==> flow/design.v <==
module modQ(clock, rst, start, inp, done, b_mod_out);
parameter n = 25;
input clock;
input rst;
input start;
input [n-1:0] inp;               
output reg done;
output reg [11:0] b_mod_out;
localparam [n-1:0] Q = 25'd3329;
reg busy;
reg [n-1:0] b;
wire [n-1:0] inp_capture = inp[n-1] == 1'b0 ? inp : ~inp + 1'b1;
reg  [4:0] r_shift;
reg  [9:0] temp_val;
always @(*)
begin
    if(inp_capture <= 25'd6912)
        begin r_shift = 5'd12; temp_val = 10'd2; end
    else if(inp_capture < 25'd51067)
        begin r_shift = 5'd13; temp_val = 10'd3; end
    else if(inp_capture < 25'd1025410)
        begin r_shift = 5'd14; temp_val = 10'd5; end
    else if(inp_capture < 25'd7575243)
        begin r_shift = 5'd15; temp_val = 10'd10; end
    else
        begin r_shift = 5'd19; temp_val = 10'd158; end
end
wire [n-1:0] s_val = (inp_capture >> r_shift) * temp_val;
wire [n-1:0] sQ    = s_val * Q;
wire [n-1:0] b_val = inp[n-1] == 1'b1 ? inp + sQ : inp - sQ;
always @(posedge clock)
begin
    if(rst)
        begin
        busy <= 1'b0;
        done <= 1'b0;
        end
    else
        begin
        done <= 1'b0;
        if(start)
            begin
            b <= b_val;
            busy <= 1'b1;
            end
        else if(busy)
            begin
            if(b[n-1])
                b <= b + Q;
            else if(b >= Q)
                b <= b - Q;
            else
                begin
                b_mod_out <= b[11:0];
                busy <= 1'b0;
                done <= 1'b1;
                end
            end
        end
end
endmodule
module jmod(clock, rst, start, j, t, jmod_out, ack);
parameter n = 4;
input clock;
input rst;
input start;
input [n:0] j;
input [n:0] t;
output reg [n:0] jmod_out;
output reg ack;
reg busy;
reg [n:0] w3;    
always @(posedge clock)
begin
    if(rst)
        begin
        busy <= 1'b0;
        ack <= 1'b0;
        end
    else
        begin
        ack <= 1'b0;
        if(start)
            begin
            w3 <= j - t;
            busy <= 1'b1;
            end
        else if(busy)
            begin
            if(w3[n])
                begin
                jmod_out <= w3 + t;
                busy <= 1'b0;
                ack <= 1'b1;
                end
            else
                w3 <= w3 - t;
            end
        end
end
endmodule
module index_GEN(j, t, i, jmod, tprev, index1, index2);
input [4:0] j;
input [4:0] t;
input [4:0] i;
input [4:0] jmod;
input [4:0] tprev;
output [4:0] index1;
output [4:0] index2;
wire [4:0] w1 = t - j;
wire w5 = w1[3] | ~(|w1);
wire w8 = |(i - 5'd2);
wire [4:0] w10 = w8 ? (jmod + tprev) : (j * 2);
assign index1 = w5 ? w10 : j;
assign index2 = index1 + t;
endmodule
module TW_gen(clock, rst, start, j, i, N, tw_ack, TW_out);
input clock;
input rst;
input start;
input [4:0] j;
input [4:0] i;
input [4:0] N;
output tw_ack;
output [11:0] TW_out;
wire [4:0] sel;
wire sel_ack;
wire [4:0] w1 = j << i;
wire [4:0] w2 = N >> i;
jmod REDC(clock, rst, start, w1, w2, sel, sel_ack);
reg g_busy;
reg g_done;
reg [4:0] count;
reg [15:0] G;
always @(posedge clock)
begin
    if(rst)
        begin
        g_busy <= 1'b0;
        g_done <= 1'b0;
        end
    else
        begin
        g_done <= 1'b0;
        if(sel_ack)
            begin
            G <= 16'd1;
            count <= sel;
            g_busy <= 1'b1;
            end
        else if(g_busy)
            begin
            if(count == 5'd0)
                begin
                g_busy <= 1'b0;
                g_done <= 1'b1;
                end
            else
                begin
                G <= (G << 5) + (G << 3);    
                count <= count - 1'b1;
                end
            end
        end
end
modQ MOD1(clock, rst, g_done, {9'b0, G}, tw_ack, TW_out);
endmodule
module BUFunit(clock, rst, start, u_inp, v_inp, tw_inp, x1_out, x2_out, ack);
parameter n = 25;
input clock;
input rst;
input start;
input [11:0] u_inp;
input [11:0] v_inp;
input [11:0] tw_inp;
output [11:0] x1_out;
output [11:0] x2_out;
output ack;
reg [n-1:0] w1, w3;
reg go;
reg busy, have1, have2;
wire d1, d2;
wire [n-1:0] w2 = {13'b0, u_inp} - {13'b0, v_inp};
always @(posedge clock)
begin
    if(start)
        begin
        w1 <= {13'b0, u_inp} + {13'b0, v_inp};
        w3 <= w2 * {13'b0, tw_inp};
        end
end
modQ MOD1(clock, rst, go, w1, d1, x1_out);
modQ MOD2(clock, rst, go, w3, d2, x2_out);
assign ack = busy & (have1 | d1) & (have2 | d2);
always @(posedge clock)
begin
    if(rst)
        begin
        go <= 1'b0;
        busy <= 1'b0;
        have1 <= 1'b0;
        have2 <= 1'b0;
        end
    else
        begin
        go <= start;
        if(go)
            begin
            busy <= 1'b1;
            have1 <= 1'b0;
            have2 <= 1'b0;
            end
        else if(ack)
            busy <= 1'b0;
        else
            begin
            if(d1) have1 <= 1'b1;
            if(d2) have2 <= 1'b1;
            end
        end
end
endmodule
module dualPortMemory(clock, load, load_data, rd_en, wr_en, addr1, addr2,
                      data_in1, data_in2, data_out1, data_out2, mem_flat);
input clock;
input load;
input [95:0] load_data;
input rd_en;
input wr_en;
input [2:0] addr1;
input [2:0] addr2;
input [11:0] data_in1;
input [11:0] data_in2;
output reg [11:0] data_out1;
output reg [11:0] data_out2;
output [95:0] mem_flat;
reg [11:0] NTT_RAM [0:7];
genvar g;
generate
    for(g = 0; g < 8; g = g + 1)
    begin : flat
        assign mem_flat[12*g +: 12] = NTT_RAM[g];
    end
endgenerate
integer k;
always @(posedge clock)
begin
    if(load)
        begin
        for(k = 0; k < 8; k = k + 1)
            NTT_RAM[k] <= load_data[12*k +: 12];
        end
    else if(wr_en)
        begin
        NTT_RAM[addr1] <= data_in1;
        NTT_RAM[addr2] <= data_in2;
        end
    if(rd_en)
        begin
        data_out1 <= NTT_RAM[addr1];
        data_out2 <= NTT_RAM[addr2];
        end
end
endmodule
module NTT_Controller(clock, rst, in_valid, in_ready, out_valid, load,
                      i, j, N, t, tprev, start1, idx_ack, start2, tw_ack,
                      start3, buf_ack, rd_en, wr_en);
parameter n = 5;
input clock;
input rst;
input in_valid;
output in_ready;
output out_valid;
output load;
output reg [n-1:0] i;
output reg [n-1:0] j;
output [n-1:0] N;
output reg [n-1:0] t;
output reg [n-1:0] tprev;
output start1;
input idx_ack;
output start2;
input tw_ack;
output start3;
input buf_ack;
output rd_en;
output wr_en;
localparam S_IDLE  = 4'b0000;
localparam S_STAGE = 4'b1001;
localparam S_BFLY  = 4'b0001;
localparam S_IDX   = 4'b0010;
localparam S_READ  = 4'b0011;
localparam S_TW    = 4'b0100;
localparam S_BUF   = 4'b0101;
localparam S_WRITE = 4'b0110;
localparam S_NEXT  = 4'b1000;
localparam S_DONE  = 4'b1010;
reg [3:0] state;
assign N         = 5'd8;
assign in_ready  = (state == S_IDLE) | (state == S_DONE);
assign out_valid = (state == S_DONE);
assign load      = in_ready & in_valid;
assign start1    = (state == S_BFLY) & (j < 5'd4);
assign rd_en     = (state == S_READ);
assign start2    = (state == S_READ);
assign start3    = (state == S_TW) & tw_ack;
assign wr_en     = (state == S_WRITE);
always @(posedge clock)
begin
    if(rst)
        state <= S_IDLE;
    else
        case(state)
        S_IDLE, S_DONE:
            if(in_valid)
                begin
                i <= 5'd0;
                j <= 5'd0;
                t <= 5'd4;
                tprev <= 5'd0;
                state <= S_STAGE;
                end
            else
                state <= S_IDLE;
        S_STAGE:
            if(i < 5'd3)
                state <= S_BFLY;
            else
                state <= S_DONE;
        S_BFLY:
            if(j < 5'd4)
                state <= S_IDX;
            else
                state <= S_NEXT;
        S_IDX:
            if(idx_ack)
                state <= S_READ;
        S_READ:
            state <= S_TW;
        S_TW:
            if(tw_ack)
                state <= S_BUF;
        S_BUF:
            if(buf_ack)
                state <= S_WRITE;
        S_WRITE:
            begin
            j <= j + 1'b1;
            state <= S_BFLY;
            end
        S_NEXT:
            begin
            tprev <= t;
            t <= t >> 1;
            i <= i + 1'b1;
            j <= 5'd0;
            state <= S_STAGE;
            end
        default:
            state <= S_IDLE;
        endcase
end
endmodule
module NTT_8point(clock, rst, in_valid, in_ready, x_in, out_valid, y_out);
input clock;
input rst;
input in_valid;
output in_ready;
input [95:0] x_in;
output out_valid;
output [95:0] y_out;
wire [4:0] i, j, N, t, tprev;
wire load, start1, start2, start3, rd_en, wr_en;
wire idx_ack, tw_ack, buf_ack;
wire [4:0] jmod_out, index1, index2;
wire [11:0] u_inp, v_inp, TW_out, x1_out, x2_out;
wire [95:0] mem_flat;
NTT_Controller CON1(clock, rst, in_valid, in_ready, out_valid, load,
                    i, j, N, t, tprev, start1, idx_ack, start2, tw_ack,
                    start3, buf_ack, rd_en, wr_en);
jmod JMOD1(clock, rst, start1, j, t, jmod_out, idx_ack);
index_GEN BUFINDEX1(j, t, i, jmod_out, tprev, index1, index2);
dualPortMemory MEM1(clock, load, x_in, rd_en, wr_en, index1[2:0], index2[2:0],
                    x1_out, x2_out, u_inp, v_inp, mem_flat);
TW_gen TWIDDLE1(clock, rst, start2, j, i, N, tw_ack, TW_out);
BUFunit BUF1(clock, rst, start3, u_inp, v_inp, TW_out, x1_out, x2_out, buf_ack);
assign y_out[12*0 +: 12] = mem_flat[12*0 +: 12];
assign y_out[12*1 +: 12] = mem_flat[12*4 +: 12];
assign y_out[12*2 +: 12] = mem_flat[12*2 +: 12];
assign y_out[12*3 +: 12] = mem_flat[12*6 +: 12];
assign y_out[12*4 +: 12] = mem_flat[12*1 +: 12];
assign y_out[12*5 +: 12] = mem_flat[12*5 +: 12];
assign y_out[12*6 +: 12] = mem_flat[12*3 +: 12];
assign y_out[12*7 +: 12] = mem_flat[12*7 +: 12];
endmodule
Appendix: tool output

## Tool chain data of NTT_8point

Module NTT_8point before and after one edit of its RTL, step after step.
Lines under "unedited" count in the file above, lines under "edited" in the edited file.
"difference" is "edited" less "unedited", of the values as shown; "relative change" is that difference over "unedited", in percent.
Operators: Yosys type, input widths -> output width; for muxes data width and select width s.
Not given: --

- Top: NTT_8point
- Clock port: clock
- Cell library: sky130hd
- Corner: tt_025C_1v80

## Edit of the RTL

Unified diff, file above to edited file.
This change comes from a script, not from a designer. The edited design behaves differently; no optimisation was intended.

```diff
@@ -1,4 +1,4 @@
 module modQ(clock, rst, start, inp, done, b_mod_out);
-parameter n = 25;
+parameter n = 37;
 input clock;
 input rst;
```

## Elaborated design

Counts by Yosys on the flattened word-level netlist (proc, flatten, opt, wreduce; memories kept). Register bits leave out memories and registers merged into their read ports (data or address). Print and check cells are left out. Cells with the same type and inputs are merged into one.
Yosys's memory passes give these memory sizes; they may raise the number of words (mostly to a power of two), join words into wider ones and drop unused or constant bits.

Cells by class:

| item | unedited | edited | difference | relative change (%) |
|---|---|---|---|---|
| $add $sub $neg | 29 | 25 | -4 | -13.79 |
| multiply operators | 7 | 7 | 0 | 0.00 |
| magnitude comparators | 17 | 17 | 0 | 0.00 |
| equality and inequality tests | 16 | 16 | 0 | 0.00 |
| shift-type cells | 5 | 5 | 0 | 0.00 |
| mux-type cells | 114 | 110 | -4 | -3.51 |
| bitwise operators | 30 | 28 | -2 | -6.67 |
| reduce/logical cells | 45 | 45 | 0 | 0.00 |

Operators with widths:

| operator | unedited | edited | difference | relative change (%) |
|---|---|---|---|---|
| $mux 25 | 16 | 0 | -16 | -100.00 |
| $mux 37 | 0 | 12 | +12 | -- |
| $add 25x12->25 const B | 3 | 0 | -3 | -100.00 |
| $ge 25x12->1 const B | 3 | 0 | -3 | -100.00 |
| $mul 25x10->25 | 3 | 0 | -3 | -100.00 |
| $mul 25x12->25 const B | 3 | 0 | -3 | -100.00 |
| $sub 25x12->25 const B | 3 | 0 | -3 | -100.00 |
| $add 37x12->37 const B | 0 | 3 | +3 | -- |
| $ge 37x12->1 const B | 0 | 3 | +3 | -- |
| $mul 37x10->37 | 0 | 3 | +3 | -- |
| $mul 37x12->37 const B | 0 | 3 | +3 | -- |
| $sub 37x12->37 const B | 0 | 3 | +3 | -- |
| $add 25x1->25 const B | 2 | 0 | -2 | -100.00 |
| $add 25x25->25 | 2 | 0 | -2 | -100.00 |
| $not 25->25 | 2 | 0 | -2 | -100.00 |
| $shr 25x5->25 | 2 | 0 | -2 | -100.00 |
| $sub 25x25->25 | 2 | 0 | -2 | -100.00 |
| $shr 25x5->37 | 0 | 2 | +2 | -- |
| $sub 25x37->37 | 0 | 2 | +2 | -- |
| $shr 16x5->25 | 1 | 0 | -1 | -100.00 |
| $sub 16x25->25 | 1 | 0 | -1 | -100.00 |
| $shr 16x5->37 | 0 | 1 | +1 | -- |
| $sub 16x37->37 | 0 | 1 | +1 | -- |

Unchanged operator kinds not shown: 54.

Bit counts:

| item | unedited | edited | difference | relative change (%) |
|---|---|---|---|---|
| flip-flop bits (word level) | 238 | 274 | +36 | +15.13 |
| memory bits (writable) | 96 | 96 | 0 | 0.00 |
| memory cells | 1 | 1 | 0 | 0.00 |
| output and inout bits | 98 | 98 | 0 | 0.00 |
| elaborated cells | 304 | 294 | -10 | -3.29 |

## Depth

Depth = most cells in a row (Yosys ltp): at word level without a register or memory, in the mapped netlist without a sequential cell, where the memories' decode and read muxes count.

Logic depth:

| item | unedited | edited | difference | relative change (%) |
|---|---|---|---|---|
| depth after elaboration | 14 | 10 | -4 | -28.57 |
| ABC_AREA | 0 | 0 | -- | -- |
| gate-level depth with buffers | 58 | 47 | -11 | -18.97 |

## After synthesis

Source: synth_stat.txt of the flow (Yosys; design flattened, memories mapped). It holds for the ABC_AREA given above (unset counts as 0); a run with the other value may have another netlist.

Cell types:

| cell type | unedited | edited | difference | relative change (%) |
|---|---|---|---|---|
| sky130_fd_sc_hd__inv_1 | 502 | 734 | +232 | +46.22 |
| sky130_fd_sc_hd__ha_1 | 345 | 440 | +95 | +27.54 |
| sky130_fd_sc_hd__fa_1 | 275 | 342 | +67 | +24.36 |
| sky130_fd_sc_hd__nand2_1 | 364 | 416 | +52 | +14.29 |
| sky130_fd_sc_hd__edfxtp_1 | 316 | 352 | +36 | +11.39 |
| sky130_fd_sc_hd__o21ai_0 | 215 | 246 | +31 | +14.42 |
| sky130_fd_sc_hd__nand4_1 | 11 | 37 | +26 | +236.36 |
| sky130_fd_sc_hd__xor2_1 | 121 | 140 | +19 | +15.70 |
| sky130_fd_sc_hd__a21o_1 | 37 | 56 | +19 | +51.35 |
| sky130_fd_sc_hd__xnor2_1 | 196 | 213 | +17 | +8.67 |
| sky130_fd_sc_hd__clkbuf_1 | 172 | 188 | +16 | +9.30 |
| sky130_fd_sc_hd__and2_1 | 45 | 60 | +15 | +33.33 |
| sky130_fd_sc_hd__buf_2 | 23 | 11 | -12 | -52.17 |
| sky130_fd_sc_hd__o211ai_1 | 17 | 27 | +10 | +58.82 |
| sky130_fd_sc_hd__nor3_1 | 97 | 88 | -9 | -9.28 |
| sky130_fd_sc_hd__and4_1 | 2 | 11 | +9 | +450.00 |
| sky130_fd_sc_hd__a221oi_2 | 0 | 9 | +9 | -- |
| sky130_fd_sc_hd__mux2i_1 | 138 | 130 | -8 | -5.80 |

Unchanged cell types not shown: 13.
The list need not be complete.

Mapped netlist:

| item | unedited | edited | difference | relative change (%) |
|---|---|---|---|---|
| mapped cells | 4010 | 4647 | +637 | +15.89 |
| synthesis area (µm²) | 37657.4 | 43379.1 | +5721.7 | +15.19 |
| flip-flop cells | 342 | 378 | +36 | +10.53 |

By module: a second synthesis without flattening, with its own total; a netlist apart from the flattened one above.

Unflattened totals:

| item | unedited | edited | difference | relative change (%) |
|---|---|---|---|---|
| cells (unflattened synthesis) | 6275 | 8670 | +2395 | +38.17 |
| area total of the unflattened synthesis (µm²) | 55311.8 | 75001.9 | +19690.1 | +35.60 |

Rows give one instance, submodules left out.

By module, unedited:

| module | times used | cells | area (µm²) |
|---|---|---|---|
| modQ | 3 | 1369 | 11389.7 |
| BUFunit | 1 | 924 | 8459.4 |
| dualPortMemory | 1 | 790 | 8020.2 |
| jmod | 2 | 83 | 878.3 |
| TW_gen | 1 | 103 | 1124.8 |
| NTT_Controller | 1 | 103 | 1112.3 |
| index_GEN | 1 | 82 | 669.4 |
| NTT_8point | 1 | 0 | 0.0 |

By module, edited:

| module | times used | cells | area (µm²) |
|---|---|---|---|
| modQ | 3 | 2176 | 17969.7 |
| BUFunit | 1 | 900 | 8409.3 |
| dualPortMemory | 1 | 790 | 8020.2 |
| jmod | 2 | 82 | 878.3 |
| TW_gen | 1 | 103 | 1124.8 |
| NTT_Controller | 1 | 103 | 1112.3 |
| index_GEN | 1 | 82 | 669.4 |
| NTT_8point | 1 | 0 | 0.0 |

## Timing after synthesis

Path of least setup slack by OpenSTA after synthesis, without wires, with an ideal clock, recovery checks aside; 20% of the period is set as input and as output delay. Where synthesis merged equal registers, the netlist keeps one of their names.

Path post-synthesis:

| item | unedited | edited | difference | relative change (%) |
|---|---|---|---|---|
| path kind | flip-flop to flip-flop | flip-flop to flip-flop | -- | -- |
| start point | register BUF1.w3[1] | register BUF1.w3[2] | -- | -- |
| end point | register BUF1.MOD2.b[24] | register BUF1.MOD2.b[30] | -- | -- |
| period (ns) | 12.0 | 12.0 | 0.0 | 0.00 |
| library setup time (ns) | 0.270 | 0.270 | 0.000 | -- |
| data arrival time (ns) | 12.211 | 10.229 | -1.982 | -16.23 |
| setup slack (ns) | -0.481 | 1.501 | +1.982 | -- |
| path delay (ns) | 12.481 | 10.499 | -1.982 | -15.88 |
| driving pins on the path | 56 | 48 | -8 | -14.29 |
| path buffers | 3 | 1 | -2 | -66.67 |
| period reached after synthesis (ns) | 12.481 | 10.499 | -1.982 | -15.88 |

"path delay" = arrival - input delay + setup time.
"driving pins on the path": output pins that drive a net of the path, with the launching flip-flop's if there is one; two outputs of one cell count as two.
"period reached after synthesis" = period - worst setup slack (recovery checks aside). The figure is calculated, with input and output delays left at 20% of the set period.
The rows between start and end are the longest chain of elaborated cells between them; the timing report does not say that the signal goes this way. Where chains are equally long, one stands for them.
A line is the first line of the expression or statement that the cell stems from. Yosys adds cells for indexed reads and writes and turns some case tables into memories.
At most two assigning lines are given for a register; there are more.

On the way, post-synthesis, unedited:
- Path through: sky130_fd_sc_hd__edfxtp_1 > sky130_fd_sc_hd__buf_2 > sky130_fd_sc_hd__inv_1 > sky130_fd_sc_hd__ha_1 > sky130_fd_sc_hd__or4b_1 > sky130_fd_sc_hd__buf_4 > sky130_fd_sc_hd__nor4_4 > sky130_fd_sc_hd__nand2_1 > sky130_fd_sc_hd__xnor2_1 > sky130_fd_sc_hd__o41a_1 > sky130_fd_sc_hd__o41a_1 > sky130_fd_sc_hd__a22oi_2 > sky130_fd_sc_hd__buf_6 > sky130_fd_sc_hd__mux2i_1 > sky130_fd_sc_hd__and2_1 > sky130_fd_sc_hd__a21oi_1 > sky130_fd_sc_hd__or2_2 > sky130_fd_sc_hd__fa_1 > [... 20 more ...] > sky130_fd_sc_hd__o21bai_1 > sky130_fd_sc_hd__a2111o_1 > sky130_fd_sc_hd__and3_1 > sky130_fd_sc_hd__xor2_1 > sky130_fd_sc_hd__nor4_1 > sky130_fd_sc_hd__a21oi_1 > sky130_fd_sc_hd__xnor2_1 > sky130_fd_sc_hd__ha_1 > sky130_fd_sc_hd__nand2_1 > sky130_fd_sc_hd__nand2b_1 > sky130_fd_sc_hd__a21o_1 > sky130_fd_sc_hd__a21o_1 > sky130_fd_sc_hd__o41a_1 > sky130_fd_sc_hd__nand3_1 > sky130_fd_sc_hd__nand2_1 > sky130_fd_sc_hd__xnor2_1 > sky130_fd_sc_hd__xnor2_1 > sky130_fd_sc_hd__a21oi_1
- Cells in the longest elaborated chain: 14
- Elaborated cells between the ends (all ways): 22

Ends and longest elaborated chain, post-synthesis, unedited:

| item | line | RTL |
|---|---|---|
| start: declaration | 179 | `reg [n-1:0] w1, w3;` |
| start: assignment | 189 | `w3 <= w2 * {13'b0, tw_inp};` |
| $not 25->25 | 12 | `wire [n-1:0] inp_capture = inp[n-1] == 1'b0 ? inp : ~inp + 1'b1;` |
| $add 25x1->25 | 12 |  |
| $mux 25 | 12 |  |
| $lt 25x23->1 | 23 | `else if(inp_capture < 25'd7575243)` |
| $mux 5 | 23 |  |
| $mux 5 | 21 | `else if(inp_capture < 25'd1025410)` |
| $mux 5 | 19 | `else if(inp_capture < 25'd51067)` |
| $mux 5 | 17 | `if(inp_capture <= 25'd6912)` |
| $shr 25x5->25 | 28 | `wire [n-1:0] s_val = (inp_capture >> r_shift) * temp_val;` |
| $mul 25x10->25 | 28 |  |
| $mul 25x12->25 | 29 | `wire [n-1:0] sQ    = s_val * Q;` |
| $sub 25x25->25 | 30 | `wire [n-1:0] b_val = inp[n-1] == 1'b1 ? inp + sQ : inp - sQ;` |
| $mux 25 | 30 |  |
| $mux 25 | 41 | `if(start)` |
| end: assignment | 43 | `b <= b_val;` |
| end: assignment | 49 | `b <= b + Q;` |
| end: declaration | 11 | `reg [n-1:0] b;` |

On the way, post-synthesis, edited:
- Path through: sky130_fd_sc_hd__edfxtp_1 > sky130_fd_sc_hd__nor4_1 > sky130_fd_sc_hd__a211oi_1 > sky130_fd_sc_hd__o21ai_0 > sky130_fd_sc_hd__nand4_1 > sky130_fd_sc_hd__a21oi_1 > sky130_fd_sc_hd__a21o_1 > sky130_fd_sc_hd__clkbuf_1 > sky130_fd_sc_hd__mux2i_1 > sky130_fd_sc_hd__a31oi_1 > sky130_fd_sc_hd__or2_2 > sky130_fd_sc_hd__fa_1 > sky130_fd_sc_hd__inv_1 > sky130_fd_sc_hd__fa_1 > sky130_fd_sc_hd__ha_1 > sky130_fd_sc_hd__inv_1 > sky130_fd_sc_hd__fa_1 > sky130_fd_sc_hd__inv_1 > [... 12 more ...] > sky130_fd_sc_hd__fa_1 > sky130_fd_sc_hd__inv_1 > sky130_fd_sc_hd__ha_1 > sky130_fd_sc_hd__inv_1 > sky130_fd_sc_hd__fa_1 > sky130_fd_sc_hd__inv_1 > sky130_fd_sc_hd__fa_1 > sky130_fd_sc_hd__inv_1 > sky130_fd_sc_hd__ha_1 > sky130_fd_sc_hd__and3_1 > sky130_fd_sc_hd__nand4_1 > sky130_fd_sc_hd__or4_1 > sky130_fd_sc_hd__a21oi_1 > sky130_fd_sc_hd__nor3_1 > sky130_fd_sc_hd__o21bai_1 > sky130_fd_sc_hd__a31oi_1 > sky130_fd_sc_hd__xor2_1 > sky130_fd_sc_hd__a21oi_1
- Cells in the longest elaborated chain: 10
- Elaborated cells between the ends (all ways): 17

Ends and longest elaborated chain, post-synthesis, edited:

| item | line | RTL |
|---|---|---|
| start: declaration | 179 | `reg [n-1:0] w1, w3;` |
| start: assignment | 189 | `w3 <= w2 * {13'b0, tw_inp};` |
| $lt 25x23->1 | 23 | `else if(inp_capture < 25'd7575243)` |
| $mux 5 | 23 |  |
| $mux 5 | 21 | `else if(inp_capture < 25'd1025410)` |
| $mux 5 | 19 | `else if(inp_capture < 25'd51067)` |
| $mux 5 | 17 | `if(inp_capture <= 25'd6912)` |
| $shr 25x5->37 | 28 | `wire [n-1:0] s_val = (inp_capture >> r_shift) * temp_val;` |
| $mul 37x10->37 | 28 |  |
| $mul 37x12->37 | 29 | `wire [n-1:0] sQ    = s_val * Q;` |
| $sub 25x37->37 | 30 | `wire [n-1:0] b_val = inp[n-1] == 1'b1 ? inp + sQ : inp - sQ;` |
| $mux 37 | 41 | `if(start)` |
| end: assignment | 43 | `b <= b_val;` |
| end: assignment | 49 | `b <= b + Q;` |
| end: declaration | 11 | `reg [n-1:0] b;` |

## Worst path after layout

Path of least setup slack in the final report of the runs of pair 1 (OpenROAD, finished layout, wires in). Where an end is a register, its clock arrival counts in the times.

Path after layout:

| item | unedited | edited | difference | relative change (%) |
|---|---|---|---|---|
| path kind | flip-flop to flip-flop | flip-flop to flip-flop | -- | -- |
| start point | register BUF1.w3[1] | register BUF1.w3[24] | -- | -- |
| end point | register BUF1.MOD2.b[24] | register BUF1.MOD2.b[36] | -- | -- |
| period (ns) | 11.7 | 11.7 | 0.0 | 0.00 |
| library setup time (ns) | 0.27 | 0.26 | -0.01 | -- |
| data arrival time (ns) | 11.83 | 11.26 | -0.57 | -4.82 |
| setup slack (ns) | 0.17 | 0.80 | +0.63 | -- |
| driving pins on the path | 49 | 46 | -3 | -6.12 |
| path buffers | 2 | 0 | -2 | -100.00 |

The rows between start and end are the longest chain of elaborated cells between them; the timing report does not say that the signal goes this way. Where chains are equally long, one stands for them.
At most two assigning lines are given for a register; there are more.

On the way, after layout, unedited:
- Path through: sky130_fd_sc_hd__edfxtp_1 > sky130_fd_sc_hd__inv_2 > sky130_fd_sc_hd__ha_4 > sky130_fd_sc_hd__or4b_4 > sky130_fd_sc_hd__nor4_4 > sky130_fd_sc_hd__nand2_1 > sky130_fd_sc_hd__xnor2_1 > sky130_fd_sc_hd__o41a_1 > sky130_fd_sc_hd__o41a_1 > sky130_fd_sc_hd__a22oi_2 > sky130_fd_sc_hd__mux2i_1 > sky130_fd_sc_hd__and2_4 > sky130_fd_sc_hd__a21oi_2 > sky130_fd_sc_hd__or2_4 > sky130_fd_sc_hd__fa_2 > sky130_fd_sc_hd__inv_2 > sky130_fd_sc_hd__fa_1 > sky130_fd_sc_hd__ha_1 > [... 13 more ...] > sky130_fd_sc_hd__ha_1 > sky130_fd_sc_hd__ha_2 > sky130_fd_sc_hd__or2_2 > sky130_fd_sc_hd__and3_4 > sky130_fd_sc_hd__xor2_4 > sky130_fd_sc_hd__nor4_4 > sky130_fd_sc_hd__buf_4 > sky130_fd_sc_hd__a31oi_1 > sky130_fd_sc_hd__xnor2_1 > sky130_fd_sc_hd__ha_1 > sky130_fd_sc_hd__a21o_1 > sky130_fd_sc_hd__a21o_1 > sky130_fd_sc_hd__o41a_1 > sky130_fd_sc_hd__nand3_1 > sky130_fd_sc_hd__nand2_2 > sky130_fd_sc_hd__xnor2_2 > sky130_fd_sc_hd__xnor2_1 > sky130_fd_sc_hd__a21oi_1
- Cells in the longest elaborated chain: 14
- Elaborated cells between the ends (all ways): 22

Ends and longest elaborated chain, after layout, unedited:

| item | line | RTL |
|---|---|---|
| start: declaration | 179 | `reg [n-1:0] w1, w3;` |
| start: assignment | 189 | `w3 <= w2 * {13'b0, tw_inp};` |
| $not 25->25 | 12 | `wire [n-1:0] inp_capture = inp[n-1] == 1'b0 ? inp : ~inp + 1'b1;` |
| $add 25x1->25 | 12 |  |
| $mux 25 | 12 |  |
| $lt 25x23->1 | 23 | `else if(inp_capture < 25'd7575243)` |
| $mux 5 | 23 |  |
| $mux 5 | 21 | `else if(inp_capture < 25'd1025410)` |
| $mux 5 | 19 | `else if(inp_capture < 25'd51067)` |
| $mux 5 | 17 | `if(inp_capture <= 25'd6912)` |
| $shr 25x5->25 | 28 | `wire [n-1:0] s_val = (inp_capture >> r_shift) * temp_val;` |
| $mul 25x10->25 | 28 |  |
| $mul 25x12->25 | 29 | `wire [n-1:0] sQ    = s_val * Q;` |
| $sub 25x25->25 | 30 | `wire [n-1:0] b_val = inp[n-1] == 1'b1 ? inp + sQ : inp - sQ;` |
| $mux 25 | 30 |  |
| $mux 25 | 41 | `if(start)` |
| end: assignment | 43 | `b <= b_val;` |
| end: assignment | 49 | `b <= b + Q;` |
| end: declaration | 11 | `reg [n-1:0] b;` |

On the way, after layout, edited:
- Path through: sky130_fd_sc_hd__edfxtp_1 > sky130_fd_sc_hd__nor2_2 > sky130_fd_sc_hd__nand4_1 > sky130_fd_sc_hd__nor4b_2 > sky130_fd_sc_hd__o21ai_1 > sky130_fd_sc_hd__a21o_2 > sky130_fd_sc_hd__mux2i_1 > sky130_fd_sc_hd__o2bb2ai_1 > sky130_fd_sc_hd__or2_2 > sky130_fd_sc_hd__fa_1 > sky130_fd_sc_hd__inv_1 > sky130_fd_sc_hd__fa_1 > sky130_fd_sc_hd__ha_1 > sky130_fd_sc_hd__inv_1 > sky130_fd_sc_hd__fa_1 > sky130_fd_sc_hd__inv_1 > sky130_fd_sc_hd__ha_1 > sky130_fd_sc_hd__o211ai_1 > [... 10 more ...] > sky130_fd_sc_hd__fa_1 > sky130_fd_sc_hd__inv_1 > sky130_fd_sc_hd__ha_1 > sky130_fd_sc_hd__inv_1 > sky130_fd_sc_hd__fa_1 > sky130_fd_sc_hd__inv_1 > sky130_fd_sc_hd__fa_1 > sky130_fd_sc_hd__inv_1 > sky130_fd_sc_hd__ha_1 > sky130_fd_sc_hd__and3_1 > sky130_fd_sc_hd__nand4_1 > sky130_fd_sc_hd__or4_1 > sky130_fd_sc_hd__a21oi_1 > sky130_fd_sc_hd__o21ai_0 > sky130_fd_sc_hd__nand4_1 > sky130_fd_sc_hd__nand3_1 > sky130_fd_sc_hd__a211oi_1 > sky130_fd_sc_hd__nor3b_1
- Cells in the longest elaborated chain: 10
- Elaborated cells between the ends (all ways): 17

Ends and longest elaborated chain, after layout, edited:

| item | line | RTL |
|---|---|---|
| start: declaration | 179 | `reg [n-1:0] w1, w3;` |
| start: assignment | 189 | `w3 <= w2 * {13'b0, tw_inp};` |
| $lt 25x23->1 | 23 | `else if(inp_capture < 25'd7575243)` |
| $mux 5 | 23 |  |
| $mux 5 | 21 | `else if(inp_capture < 25'd1025410)` |
| $mux 5 | 19 | `else if(inp_capture < 25'd51067)` |
| $mux 5 | 17 | `if(inp_capture <= 25'd6912)` |
| $shr 25x5->37 | 28 | `wire [n-1:0] s_val = (inp_capture >> r_shift) * temp_val;` |
| $mul 37x10->37 | 28 |  |
| $mul 37x12->37 | 29 | `wire [n-1:0] sQ    = s_val * Q;` |
| $sub 25x37->37 | 30 | `wire [n-1:0] b_val = inp[n-1] == 1'b1 ? inp + sQ : inp - sQ;` |
| $mux 37 | 41 | `if(start)` |
| end: assignment | 43 | `b <= b_val;` |
| end: assignment | 49 | `b <= b + Q;` |
| end: declaration | 11 | `reg [n-1:0] b;` |

## Flow runs

Runs of the flow (Yosys, OpenROAD) on both versions; the two runs of a pair have the same settings. The constraints put input and output delay at 20% of the set period each and load the outputs with 0.01 pF.

Settings, pair 1:
- CORE_UTILIZATION: 40
- period_ns: 11.7
- CAP_MARGIN: 20
- CORE_MARGIN: 2
- SLEW_MARGIN: 20

Measured results, pair 1:

| item | unedited | edited | difference | relative change (%) |
|---|---|---|---|---|
| mapped cell area after synthesis (µm²) | 37657.4 | 43379.1 | +5721.7 | +15.19 |
| die area (µm²) | 96612.2 | 111099.0 | +14486.8 | +14.99 |
| standard-cell area after layout (µm²) | 43939.6 | 48788.0 | +4848.4 | +11.03 |
| worst setup slack after layout (ns) | 0.171 | 0.802 | +0.631 | -- |
| total negative slack (ns) | 0.000 | 0.000 | 0.000 | -- |
| smallest hold slack (ns) | 0.433 | 0.436 | +0.003 | -- |
| achieved clock period (ns) | 11.529 | 10.898 | -0.631 | -5.47 |

Settings, pair 2:
- ABC_AREA: 0
- CELL_PAD_IN_SITES_DETAIL_PLACEMENT: 1
- CELL_PAD_IN_SITES_GLOBAL_PLACEMENT: 3
- CORE_UTILIZATION: 45
- CTS_CLUSTER_SIZE: 11
- GPL_TIMING_DRIVEN: 1
- PLACE_DENSITY_LB_ADDON: 0.05
- SETUP_SLACK_MARGIN: 5.0
- TNS_END_PERCENT: 5
- period_ns: 17.5
- CAP_MARGIN: 20
- CORE_MARGIN: 2
- SLEW_MARGIN: 20

Measured results, pair 2:

| item | unedited | edited | difference | relative change (%) |
|---|---|---|---|---|
| mapped cell area after synthesis (µm²) | 37657.4 | 43379.1 | +5721.7 | +15.19 |
| die area (µm²) | 86013.2 | 98897.7 | +12884.5 | +14.98 |
| standard-cell area after layout (µm²) | 43441.7 | 48694.2 | +5252.5 | +12.09 |
| worst setup slack after layout (ns) | 5.297 | 5.975 | +0.678 | -- |
| total negative slack (ns) | 0.000 | 0.000 | 0.000 | -- |
| smallest hold slack (ns) | 0.418 | 0.424 | +0.006 | -- |
| achieved clock period (ns) | 12.203 | 11.525 | -0.678 | -5.56 |

"achieved clock period" means the clock period less the worst setup slack. The figure is calculated, with input and output delays left at 20% of the set period.
